==> flow/design.v <==
module ArithUnit
(input[31:0] inpa,	input[31:0] inpb, input cin, input addsub, input carryop,	output[31:0] outp, output cout, output overflow);
	wire [32:0] temp;
  assign temp = addsub ? inpa+inpb+(carryop ? cin : 0) : inpa-inpb-(carryop? (cin ? 0 : 1) : 0);
  assign cout = temp[32];
  assign outp = temp[31:0];
  assign overflow = (inpa[31]^outp[31])&(inpb[31]^outp[31]);
endmodule
module ALUopdecoder(
 input[3:0] instop,
 output reg[2:0] aluop);
	always @ (*)
		case(instop)
		0 : aluop='b011;
		1 : aluop='b111;
		2 : aluop='b000;
		4 : aluop='b001;
		5 : aluop='b101;
		6 : aluop='b100;
		10 : aluop='b000;
		12 : aluop='b010;
		13 : aluop='b001;
		default : aluop='b000;
		endcase
endmodule 
module LogicUnit
(input[31:0] inpa, input[31:0] inpb, input andor, input xorop, output[31:0] outp);
  assign outp = xorop ? inpa^inpb : andor ? inpa&inpb : inpa|inpb;
endmodule
module ALU32bit
(input[31:0] inpa,	input[31:0] inpb,	input cin, input[2:0] aluop,	output[31:0] result, output negative, output zero, output cout, output overflow);
  wire[31:0] resultl;
  wire[31:0] resulta;
  wire carrya, overflowa;
  wire carryl = cin;
  wire overflowl = 1'b0; 
  wire al = aluop[1];  
  LogicUnit logicop(inpa,	inpb,	aluop[0], aluop[2],	resultl);
  ArithUnit arithop(inpa,	inpb,	cin, aluop[0], aluop[2],	resulta, carrya, overflowa);
  assign result = al ? resultl : resulta;
  assign negative = result[31];
  assign zero = (result=='h00000000) ? 'b1 : 'b0; 
  assign cout = al ? carryl : carrya;
  assign overflow = al ? overflowl : overflowa;
endmodule
module signalcontrol(
	input[11:0] flags,
	input zero,
	output reg [2:0] total,  
	output reg [19:0] s2,
	output reg [19:0] s3,
	output reg [19:0] s4);
 always @ (*) begin
  if((flags[11]&flags[10]&flags[9])||(flags[8]^zero)) begin
   if(flags[7]) begin  
    if(~flags[4]) begin  
    s2=20'b00010110001001000100;
    s3=20'b00000000000000000000;
    s4=20'b00000000000000000000;
    total=2;
    end
   else begin  
    s2=20'b00011001001001000100;
    s3=20'b00010101000000000000;
    s4=20'b00000000000000000000;
    total=3;
   end
  end
  else if(flags[6]) begin  
   s2={10'b0001010101,(flags[5]==1 ? 2'b11 : 2'b10),(flags[3]==1 ? 4'b0100 : 4'b0010), 3'b001, (flags[0]==1 ? 1'b0 : 1'b1)};
   if(~flags[0]) begin  
    s3=20'b10000000000000000000;
    s4=20'b00000000000000000000;
    total=3;
   end
   else begin  
    s3=20'b00100000000000000000;
    s4=20'b00010000000000000000;
    total=4;
   end 
  end
  else  
   case(flags[4:1])
    10 : begin  
    s2={10'b0001010101, (flags[5]==1 ? 2'b10 : 2'b11), 8'b00101000};
    s3=20'b00000000000000000000;
    s4=20'b00000000000000000000;
    total=2;
    end
    13 : begin  
    s2={10'b0001010110, (flags[5]==1 ? 2'b10 : 2'b11), 4'b0100 ,flags[0], 3'b000};
    s3=20'b00010001000000000000;
    s4=20'b00000000000000000000;
    total=3; 
    end
    default : begin  
     s2={10'b0001010101, (flags[5]==1 ? 2'b10 : 2'b11), flags[4:0], 3'b000};
     s3=20'b00010001000000000000;
     s4=20'b00000000000000000000;
     total=3;
    end
   endcase
  end
  else begin  
   s2=20'b00010101000000000000;
   s3=20'b00000000000000000000;
   s4=20'b00000000000000000000;
   total=2;
  end
 end
endmodule 
module oneAdder(
	input clk,  
	input reset,  
	input [2:0] current, 
	output reg[2:0] regout);
	wire last;
	assign last=current==regout;
	always @ (posedge clk)
	if(reset)
		regout<='b000;
	else if(last)
		regout<='b000;
	else
		regout<=regout+'b001;	
endmodule
module signalunit
	(input clk, 
	 input reset,  
	 input[11:0] flags,  
	 input zero,
	 output Mwrite,  
	 output IRwrite, 
	 output Mread,  
	 output regwrite,  
	 output[1:0] regdst,  
	 output[1:0] regsrc,  
	 output[1:0] ALUsrcA,  
	 output[1:0] ALUsrcB,  
	 output[3:0] ALUop,  
	 output NZCVwrite,  
	 output [1:0] immsrc,  
	 output regbdst);  
  wire [19:0] s [7:0];  
  assign s[5] = 20'b0;
  assign s[6] = 20'b0;
  assign s[7] = 20'b0;
  assign s[0] = 20'b01110110000101000000;  
  assign s[1] = 20'b00000000000000100000;  
  wire [2:0] total;  
  wire [2:0] step;  
  oneAdder Step(.clk (clk), .reset (reset), .current (total), .regout (step));  
  signalcontrol bringSignal(  
	.flags (flags),
	.zero (zero),
	.total (total),
	.s2 (s[2]),  
	.s3 (s[3]),  
	.s4 (s[4]));    
  assign Mwrite=s[step][19];  
  assign IRwrite=s[step][18];  
  assign Mread=s[step][17];  
  assign regwrite=s[step][16];  
  assign regdst=s[step][15:14];  
  assign regsrc=s[step][13:12];  
  assign ALUsrcA=s[step][11:10];  
  assign ALUsrcB=s[step][9:8];  
  assign ALUop=s[step][7:4];  
  assign NZCVwrite=s[step][3];  
  assign immsrc=s[step][2:1];  
  assign regbdst=s[step][0];  
endmodule
 module signextmux(
	 input [23:0] in,
	 input [1:0] select,
	 output reg[31:0] extVal);
	integer i;
	always @ (*) begin
	case(select)
	0 : begin
		extVal[7:0]=in[7:0];
		for(i=8;i<32;i=i+1) extVal[i]=in[7];
		end
	1 : begin
		extVal[11:0]=in[11:0];
		for(i=12;i<32;i=i+1) extVal[i]='b0;
		end
	2 : begin
		extVal[1:0]=2'b00;
		extVal[25:2]=in[23:0];
		for(i=26;i<32;i=i+1) extVal[i]=in[23];
		end
	default : extVal='h00000000;
	endcase
	end
endmodule
module register_1bit(
	input regin,
	input clk,
	input write,
	input reset,
	output reg regout);
	always @ (posedge clk)
	if(reset) begin
		regout<=0;
	end
	else if(write) begin
		regout<=regin;
	end
endmodule
module register(
	input[31:0] regin,
	input clk,
	input write,
	input reset,
	output reg[31:0] regout);
	always @ (posedge clk)
	if(reset)
		regout<='h0000;
	else if(write)
		regout<=regin;
endmodule
module decoder_4to16(
	input[3:0] in,
	output reg[15:0] out);
	always @ (*)
	case(in)
	0 : out='h0001;
	1 : out='h0002;
	2 : out='h0004;
	3 : out='h0008;
	4 : out='h0010;
	5 : out='h0020;
	6 : out='h0040;
	7 : out='h0080;
	8 : out='h0100;
	9 : out='h0200;
   10 : out='h0400;
   11 : out='h0800;
   12 : out='h1000;
   13 : out='h2000;
   14 : out='h4000;
   15 : out='h8000;
    endcase
endmodule
module registerfile(
	input[3:0] reg1,
	input[3:0] reg2,
	input[3:0] regdst,
	input[31:0] regsrc,
	input clk,
	input reset,
	input we,  
	output[31:0] out1,
	output[31:0] out2,
	output[31:0] pc);
	wire[15:0] write;  
	wire[31:0] registers [15:0];  
	decoder_4to16 selecter(.in (regdst), .out (write));  
	register register0 (.regin (regsrc), .write (write[0]&we), .clk (clk), .reset (reset), .regout (registers[0]));
	register register1 (.regin (regsrc), .write (write[1]&we), .clk (clk), .reset (reset), .regout (registers[1]));
	register register2 (.regin (regsrc), .write (write[2]&we), .clk (clk), .reset (reset), .regout (registers[2]));
	register register3 (.regin (regsrc), .write (write[3]&we), .clk (clk), .reset (reset), .regout (registers[3]));
	register register4 (.regin (regsrc), .write (write[4]&we), .clk (clk), .reset (reset), .regout (registers[4]));
	register register5 (.regin (regsrc), .write (write[5]&we), .clk (clk), .reset (reset), .regout (registers[5]));
	register register6 (.regin (regsrc), .write (write[6]&we), .clk (clk), .reset (reset), .regout (registers[6]));
	register register7 (.regin (regsrc), .write (write[7]&we), .clk (clk), .reset (reset), .regout (registers[7]));
	register register8 (.regin (regsrc), .write (write[8]&we), .clk (clk), .reset (reset), .regout (registers[8]));
	register register9 (.regin (regsrc), .write (write[9]&we), .clk (clk), .reset (reset), .regout (registers[9]));
	register register10 (.regin (regsrc), .write (write[10]&we), .clk (clk), .reset (reset), .regout (registers[10]));
	register register11 (.regin (regsrc), .write (write[11]&we), .clk (clk), .reset (reset), .regout (registers[11]));
	register register12 (.regin (regsrc), .write (write[12]&we), .clk (clk), .reset (reset), .regout (registers[12]));
	register register13 (.regin (regsrc), .write (write[13]&we), .clk (clk), .reset (reset), .regout (registers[13]));
	register register14 (.regin (regsrc), .write (write[14]&we), .clk (clk), .reset (reset), .regout (registers[14]));
	register register15 (.regin (regsrc), .write (write[15]&we), .clk (clk), .reset (reset), .regout (registers[15]));
	assign out1=registers[reg1];
	assign out2=registers[reg2];
	assign pc=registers[15];
endmodule
module armreduced(
	input clk,
	input reset,
	output[31:0] pc,
	input[31:0] inst,
	input nIRQ,
	output [3:0] be,
	output[31:0] memaddr,
	output memwrite,
	output memread,
	output[31:0] writedata,
	input[31:0] readdata);
  wire IRwrite,regwrite,NZCVwrite;
  wire [1:0] regdst,regsrc,ALUsrcA,immsrc,ALUsrcB;
  wire [2:0] ALUop;
  wire [3:0] instop;
  wire regBdst;
  wire[31:0] imm;
  wire [3:0] ALUflags;
  wire [31:0] ALUresult,readA,readB;
  wire [3:0] RFdst [2:0]; 
  wire [31:0] RFsrc [3:0];
  wire [31:0] ALUnum1 [2:0];
  wire [31:0] ALUnum2 [3:0];
  wire [3:0] regBread [1:0];
  assign be = 4'b1111;
  wire[31:0] A,B,instructions,mdr,ALUout;
  reg n,v;
  wire z,c;
  register MDR(.regin (readdata), .write ('b1), .clk (clk), .reset (reset), .regout (mdr));
  register ALUoutRegister(.regin (ALUresult), .write ('b1), .clk (clk), .reset (reset), .regout (ALUout));
  register A_Register(.regin (readA), .write ('b1), .clk (clk), .reset (reset), .regout (A));
  register B_Register(.regin (readB), .write ('b1), .clk (clk), .reset (reset), .regout (B));
  register InstructionRegister(.regin (inst), .write (IRwrite), .clk (clk), .reset (reset), .regout (instructions));
  register_1bit Z(.regin (ALUflags[2]), .reset (reset), .clk (clk), .write (NZCVwrite), .regout (z));
  register_1bit C(.regin (ALUflags[1]), .reset (reset), .clk (clk), .write (NZCVwrite), .regout (c));
	assign RFdst[0]=instructions[15:12];  
	assign RFdst[1]=4'b1111;  
	assign RFdst[2]=4'b1110;  
	assign RFsrc[0]=mdr; 
	assign RFsrc[1]=ALUout;  
	assign RFsrc[2]=ALUresult;  
	assign RFsrc[3]=B;  
	assign regBread[0]=instructions[3:0];
	assign regBread[1]=instructions[15:12];
	assign ALUnum1[0]=pc;
	assign ALUnum1[1]=A;
	assign ALUnum1[2]='h00000000;
	assign ALUnum2[0]='h00000004;
	assign ALUnum2[1]='h00000008;
	assign ALUnum2[2]=imm;
	assign ALUnum2[3]=B<<instructions[11:7];
	assign writedata=B;
	assign memaddr=ALUout;
	signalunit SignalControl(
		.clk (clk),
		.reset (reset),
		.flags (instructions[31:20]),
		.zero (z),
		.Mwrite (memwrite),
		.IRwrite (IRwrite),
		.Mread (memread),
		.regwrite (regwrite),
		.regdst (regdst),
		.regsrc (regsrc),
		.ALUsrcA (ALUsrcA),
		.ALUsrcB (ALUsrcB),
		.ALUop (instop),
		.NZCVwrite (NZCVwrite),
		.immsrc (immsrc),
		.regbdst (regBdst));  
	registerfile RegisterFile(
		.reg1 (instructions[19:16]),
		.reg2 (regBread[regBdst]),
		.regdst (RFdst[regdst]),
		.regsrc (RFsrc[regsrc]),
		.clk (clk),
		.reset (reset),
		.we (regwrite),
		.out1 (readA),
		.out2 (readB),
		.pc (pc));
	signextmux Immidiate(instructions[23:0],immsrc,imm);
	ALUopdecoder ALUopDecoder(
		.instop (instop),
		.aluop (ALUop));
	ALU32bit ALU(
		.inpa (ALUnum1[ALUsrcA]),
		.inpb (ALUnum2[ALUsrcB]),
		.cin (c),
		.aluop (ALUop),
		.result (ALUresult),
		.negative (ALUflags[3]),
		.zero (ALUflags[2]),
		.cout (ALUflags[1]),
		.overflow (ALUflags[0]));
endmodule
* Step by step through the tools: armreduced
The steps from the RTL of armreduced to its reports follow in flow order.
Lines are those of the file above, counted from 1.
Cell names lack the library's common part.
A cell with -- has no value.
- Top module :: armreduced
- Clock input :: clk
- Standard-cell library :: sky130hd
- Library corner :: tt_025C_1v80

* Word-level counts
Yosys after proc, flatten, opt, wreduce and memory -nomap, before mapping. Print and check cells are not counted. Equal cells are merged and count once.
Memory sizes are those after Yosys's memory passes, which may raise the word count (mostly to a power of two), join words into wider ones and drop unused or constant bits.
- Add/subtract/negate cells :: 5
- Multiply operators :: 0
- Div/mod/pow operators :: 0
- $lt $le $gt $ge :: 0
- Eq/ne operators :: 52
- Shifts and indexed selects :: 1
- Muxes and demuxes :: 61
- Bitwise operators :: 24
- Reductions and logical operators :: 15
** Operators with widths (count)
- 32-bit case mux with 16-bit select :: 2
- 32-bit case mux with 4-bit select :: 2
- 20-bit case mux with 6-bit select :: 1
- 20-bit two-way mux :: 6
- 32-bit case mux with 3-bit select :: 1
- 32-bit two-way mux :: 3
- 17-bit two-way mux :: 5
- 4-bit equality test (second input constant) :: 18
- 32-bit by 32-bit adder with 33-bit output :: 1
- 32-bit by 32-bit subtractor with 33-bit output :: 1
- 33-bit by 1-bit adder with 33-bit output :: 1
- 33-bit by 1-bit subtractor with 33-bit output :: 1
- 33-bit two-way mux :: 1
- 32-bit bitwise AND :: 1
- 32-bit OR :: 1
- 32-bit XOR :: 1
- 32-bit by 5-bit left shift with 32-bit output :: 1
- 32-bit zero test :: 1
- 4-bit by 3-bit equality test with 1-bit output (second input constant) :: 8
- 16-bit two-way mux :: 2
- 1-bit case mux with 2-bit select :: 15
- 12-bit case mux with 2-bit select :: 1
- 1-bit bitwise AND :: 18
- 4-bit by 2-bit equality test with 1-bit output (second input constant) :: 4
- 3-bit two-way mux :: 5
- 2-bit equality test (second input constant) :: 7
- 3-bit equality test (second input constant) :: 4
- 6-bit case mux with 2-bit select :: 1
Other operator kinds: 21; their cells: 45.
- Flip-flop bits (word level) :: 677
- Latch bits :: 0
- Memory bits (writable) :: 0
- ROM bits :: 304
- Clocked read ports x word width :: 0
- Memory cells :: 2
- Input bits :: 67
- Output and inout port bits :: 102
- Cells after elaboration :: 184
** Memories
- (no name shown) :: depth 16, width 16, rd ports 1, write ports 0, RTL line 227 : case(in)
- (no name shown) :: depth 16, width 3, rd ports 1, write ports 0, RTL line 13 : case(instop)

* Longest topological paths
Depth = most cells in a row (Yosys ltp): at word level without a register or memory, in the mapped netlist without a sequential cell, where the memories' decode and read muxes count.
- Word-level depth :: 16
- ABC_AREA :: 1
- Mapped depth :: 37
- Gate-level depth less buffers :: 35

* Synthesis result
The flow's flattened synthesis, as Yosys stat reports it; memories are mapped. The netlist is that of the ABC_AREA named above (0 if unset); the other value can give another one.
Totals and module areas in this step are rounded.
** Cells by type
- dfxtp_1 :: count 677, total area 1.36E+04 um2
- inv_1 :: count 1401, total area 5.26E+03 um2
- o21ai_0 :: count 657, total area 3.29E+03 um2
- a21oi_1 :: count 595, total area 2.98E+03 um2
- nand2_1 :: count 769, total area 2.89E+03 um2
- o22ai_1 :: count 394, total area 2.46E+03 um2
- nor2_1 :: count 540, total area 2.03E+03 um2
- ha_1 :: count 133, total area 1.66E+03 um2
- nand3_1 :: count 191, total area 955.917 um2
- clkbuf_1 :: count 234, total area 878.342 um2
- buf_2 :: count 85, total area 425.408 um2
- o21ai_1 :: count 85, total area 425.408 um2
- o211ai_1 :: count 55, total area 412.896 um2
- nand4_1 :: count 55, total area 344.08 um2
- o211ai_2 :: count 27, total area 337.824 um2
- nor4_1 :: count 52, total area 325.312 um2
- mux2i_1 :: count 27, total area 270.259 um2
- a22oi_1 :: count 32, total area 240.23 um2
Not listed: further types 38, cells in them 316.
- Standard cells after synthesis :: 6325
- Chip area (Yosys) :: 41000 um2
- Area of sequential cells :: 14000 um2
- Flip-flop cells :: 677
- Buffers :: 380

* Worst setup path after synthesis
Source: OpenSTA report_checks on the synthesized netlist (no wires, ideal clock, input and output delay 20% of the period each), path of least setup slack; recovery checks are left aside. Register names are those of the netlist, which keeps one name where synthesis merged equal registers.
- Path kind :: flip-flop to flip-flop
- Start point :: register SignalControl.Step.regout[1]
- End point :: register RegisterFile.register12.regout[30]
- Clock period :: 12.0 ns
- Setup time :: 0.115 ns
- Time at the first pin :: 0.000 ns
- Arrival time :: 4.447 ns
- Data required time :: 11.885 ns
- Path slack :: 7.438 ns
- Delay of the path :: 4.562 ns
- Driving pins on the path :: 35
- Buffers on the path :: 2
- Synthesis period reached :: 4.562 ns
"delay of the path" is the arrival time less input delay plus setup time.
"driving pins on the path": output pins that drive a net of the path, with the launching flip-flop's if there is one; two outputs of one cell count as two.
"synthesis period reached" is the clock period less the worst setup slack; recovery checks do not enter. This is arithmetic on one report: input and output delays are still those of the set period (20% each).
The rows between start and end are the longest chain of elaborated cells between them; the timing report does not say that the signal goes this way. Where chains are equally long, one stands for them.
A line is the first line of the expression or statement that the cell stems from. Yosys adds cells for indexed reads and writes and turns some case tables into memories.
A register here has more assigning lines than the two given.
- Path through :: dfxtp_1 ha_1 inv_1 nor2_8 nand4_4 nor2_1 inv_1 ha_1 inv_1 nand2_1 nand2_1 nor2_2 buf_2 nand2_1 fa_1 fa_1 inv_1 nand3_1 nand2_1 nand2_1 nand2_1 nand3_1 nand2_1 nand2_1 nand2_1 nand2_1 nand3_1 nand2_1 nand2_1 nand2_1 inv_2 o211ai_2 buf_2 o21ai_0 inv_1
- Length of the longest elaborated chain :: 12
- Elaborated cells on any way between the ends :: 69
- Classes of those cells :: add/sub (4); eq/ne (19); mux (31); logic (4); reduce/logical (9); memory (2)
** Ends and longest elaborated chain, post-synthesis
- start, declared :: RTL line 116 : output reg[2:0] regout);
- start, assigned :: RTL line 121 : regout<='b000;
- start, assigned :: RTL line 125 : regout<=regout+'b001;
- 3-bit equality test :: RTL line 170 : assign immsrc=s[step][2:1];
- 3-bit OR reduction
- 20-bit case mux with 6-bit select :: RTL line 170
- 2-bit by 1-bit equality test with 1-bit output :: RTL line 179 : case(select)
- 2-bit OR reduction
- 2-bit two-way mux :: RTL line 179
- 32-bit case mux with 4-bit select :: RTL line 368 : .inpb (ALUnum2[ALUsrcB]),
- 32-bit by 32-bit subtractor with 33-bit output :: RTL line 4 : assign temp = addsub ? inpa+inpb+(carryop ? cin : 0) : inpa-inpb-(carryop? (cin ? 0 : 1) : 0);
- 33-bit by 1-bit subtractor with 33-bit output :: RTL line 4
- 33-bit two-way mux :: RTL line 4
- 32-bit two-way mux :: RTL line 40 : assign result = al ? resultl : resulta;
- 32-bit case mux with 4-bit select :: RTL line 355 : .regsrc (RFsrc[regsrc]),
- end, assigned :: RTL line 219 : regout<='h0000;
- end, assigned :: RTL line 221 : regout<=regin;
- end, declared :: RTL line 216 : output reg[31:0] regout);

* Worst path after layout
Path of least setup slack in the final report of run A (OpenROAD, finished layout, wires in). Where an end is a register, its clock arrival counts in the times.
- Path kind :: flip-flop to flip-flop
- Start point :: register SignalControl.Step.regout[1]
- End point :: register RegisterFile.register6.regout[31]
- Clock period :: 12.0 ns
- Setup time :: 0.05 ns
- Time at the first pin :: 0.64 ns
- Arrival time :: 8.84 ns
- Data required time :: 12.59 ns
- Path slack :: 3.76 ns
- Driving pins on the path :: 35
- Buffers on the path :: 3
The rows between start and end are the longest chain of elaborated cells between them; the timing report does not say that the signal goes this way. Where chains are equally long, one stands for them.
A register here has more assigning lines than the two given.
- Path through :: dfxtp_1 inv_1 ha_1 inv_1 nand2_2 buf_4 nand3_4 nor2_4 nand3_1 ha_1 buf_4 inv_1 nand2_1 inv_1 buf_4 a22oi_1 inv_1 ha_1 ha_1 nand2_1 o21ai_0 inv_1 nand2_1 nand2_1 nand2_1 nand2_1 nand3_1 nand3_1 nand2_1 nand2_1 nand2_1 inv_1 o211ai_2 o21ai_0 inv_1
- Length of the longest elaborated chain :: 12
- Elaborated cells on any way between the ends :: 69
- Classes of those cells :: add/sub (4); eq/ne (19); mux (31); logic (4); reduce/logical (9); memory (2)
** Ends and longest elaborated chain, post-layout
- start, declared :: RTL line 116 : output reg[2:0] regout);
- start, assigned :: RTL line 121 : regout<='b000;
- start, assigned :: RTL line 125 : regout<=regout+'b001;
- 3-bit equality test :: RTL line 170 : assign immsrc=s[step][2:1];
- 3-bit OR reduction
- 20-bit case mux with 6-bit select :: RTL line 170
- 2-bit by 1-bit equality test with 1-bit output :: RTL line 179 : case(select)
- 2-bit OR reduction
- 2-bit two-way mux :: RTL line 179
- 32-bit case mux with 4-bit select :: RTL line 368 : .inpb (ALUnum2[ALUsrcB]),
- 32-bit by 32-bit subtractor with 33-bit output :: RTL line 4 : assign temp = addsub ? inpa+inpb+(carryop ? cin : 0) : inpa-inpb-(carryop? (cin ? 0 : 1) : 0);
- 33-bit by 1-bit subtractor with 33-bit output :: RTL line 4
- 33-bit two-way mux :: RTL line 4
- 32-bit two-way mux :: RTL line 40 : assign result = al ? resultl : resulta;
- 32-bit case mux with 4-bit select :: RTL line 355 : .regsrc (RFsrc[regsrc]),
- end, assigned :: RTL line 219 : regout<='h0000;
- end, assigned :: RTL line 221 : regout<=regin;
- end, declared :: RTL line 216 : output reg[31:0] regout);

Memo
Re: implementation data of armreduced

Record of 3 stored runs of the RTL-to-layout flow on armreduced, platform sky130hd. The runs are unordered. Constraints: input delay and output delay 20% of the set period each, output load 0.01 pF.
By "achieved clock period" is meant the clock period of the run minus its worst setup slack. This is arithmetic on one report: input and output delays are still those of the set period (20% each).
"critical setup path time" is the time allowed to the run's worst setup path (the clock period less input and output delay, where it has them) less its slack. Clock arrival times count: a late capture clock shortens it, a late launch clock lengthens it.
"total design power" rests on the timing tool's default activity at the inputs, not on a simulated workload.
Measured values are rounded.

* Run A
** Files
==> flow/run.sh <==
#!/bin/bash
# the make line also repeats the synthesis and layout settings of config.mk as NAME=value (left out here)
make -C /OpenROAD-flow-scripts/flow DESIGN_CONFIG=/design/flow/config.mk WORK_HOME=/design/flow/orfs CLKGATE_MAP_FILE= finish
==> flow/config.mk <==
export PLATFORM = sky130hd
export DESIGN_NAME = armreduced
export DESIGN_NICKNAME = armreduced
export VERILOG_FILES = /design/flow/design.v
export SDC_FILE = /design/flow/constraint.sdc
export NUM_CORES = 4
export LEC_CHECK = 0
export ABC_AREA = 1
export CAP_MARGIN = 20
export CORE_MARGIN = 2
export CORE_UTILIZATION = 40
export SLEW_MARGIN = 30
==> flow/constraint.sdc <==
create_clock -name core_clock -period 12.0 [get_ports {clk}]
set_input_delay 2.4000 -clock core_clock [delete_from_list [all_inputs] [get_ports {clk}]]
set_output_delay 2.4000 -clock core_clock [all_outputs]
set_load 0.01 [all_outputs]
** Results
- Mapped cell area after synthesis :: 41000 um2
- Lowest setup slack :: 3.8 ns
- Achieved clock period :: 8.244 ns
- Die area :: 110000 um2
- Final worst hold slack :: 0.48 ns
- Final design utilization :: 45 %
- Setup total negative slack :: 0.000 ns
- Standard-cell area after routing :: 46000 um2
- Critical setup path time :: 8.24 ns
- Worst setup path type :: flip-flop to flip-flop
- Total design power :: 13000 µW

* Run B
** Files
==> flow/run.sh <==
#!/bin/bash
# the make line also repeats the synthesis and layout settings of config.mk as NAME=value (left out here)
make -C /OpenROAD-flow-scripts/flow DESIGN_CONFIG=/design/flow/config.mk WORK_HOME=/design/flow/orfs CLKGATE_MAP_FILE= finish
==> flow/config.mk <==
export PLATFORM = sky130hd
export DESIGN_NAME = armreduced
export DESIGN_NICKNAME = armreduced
export VERILOG_FILES = /design/flow/design.v
export SDC_FILE = /design/flow/constraint.sdc
export NUM_CORES = 4
export LEC_CHECK = 0
export ABC_AREA = 1
export CAP_MARGIN = 20
export CELL_PAD_IN_SITES_DETAIL_PLACEMENT = 2
export CELL_PAD_IN_SITES_GLOBAL_PLACEMENT = 2
export CORE_MARGIN = 6
export CORE_UTILIZATION = 51
export GPL_ROUTABILITY_DRIVEN = 0
export MAX_ROUTING_LAYER = met5
export MIN_ROUTING_LAYER = met1
export PLACE_DENSITY_LB_ADDON = 0.15
export SLEW_MARGIN = 25
==> flow/constraint.sdc <==
create_clock -name core_clock -period 12.8 [get_ports {clk}]
set_input_delay 2.5600 -clock core_clock [delete_from_list [all_inputs] [get_ports {clk}]]
set_output_delay 2.5600 -clock core_clock [all_outputs]
set_load 0.01 [all_outputs]
** Results
Did not finish, placement stopped with FLW-0024.

* Run C
** Files
==> flow/run.sh <==
#!/bin/bash
# the make line also repeats the synthesis and layout settings of config.mk as NAME=value (left out here)
make -C /OpenROAD-flow-scripts/flow DESIGN_CONFIG=/design/flow/config.mk WORK_HOME=/design/flow/orfs CLKGATE_MAP_FILE= finish
==> flow/config.mk <==
export PLATFORM = sky130hd
export DESIGN_NAME = armreduced
export DESIGN_NICKNAME = armreduced
export VERILOG_FILES = /design/flow/design.v
export SDC_FILE = /design/flow/constraint.sdc
export NUM_CORES = 4
export LEC_CHECK = 0
export ABC_AREA = 0
export CAP_MARGIN = 30
export CORE_MARGIN = 2
export CORE_UTILIZATION = 40
export CTS_CLUSTER_DIAMETER = 262
export CTS_CLUSTER_SIZE = 44
export GPL_ROUTABILITY_DRIVEN = 0
export HOLD_SLACK_MARGIN = 0.08
export MIN_ROUTING_LAYER = met2
export SLEW_MARGIN = 30
==> flow/constraint.sdc <==
create_clock -name core_clock -period 5.22 [get_ports {clk}]
set_input_delay 1.0440 -clock core_clock [delete_from_list [all_inputs] [get_ports {clk}]]
set_output_delay 1.0440 -clock core_clock [all_outputs]
set_load 0.01 [all_outputs]
** Results
Did not finish, routing stopped with GRT-0232.
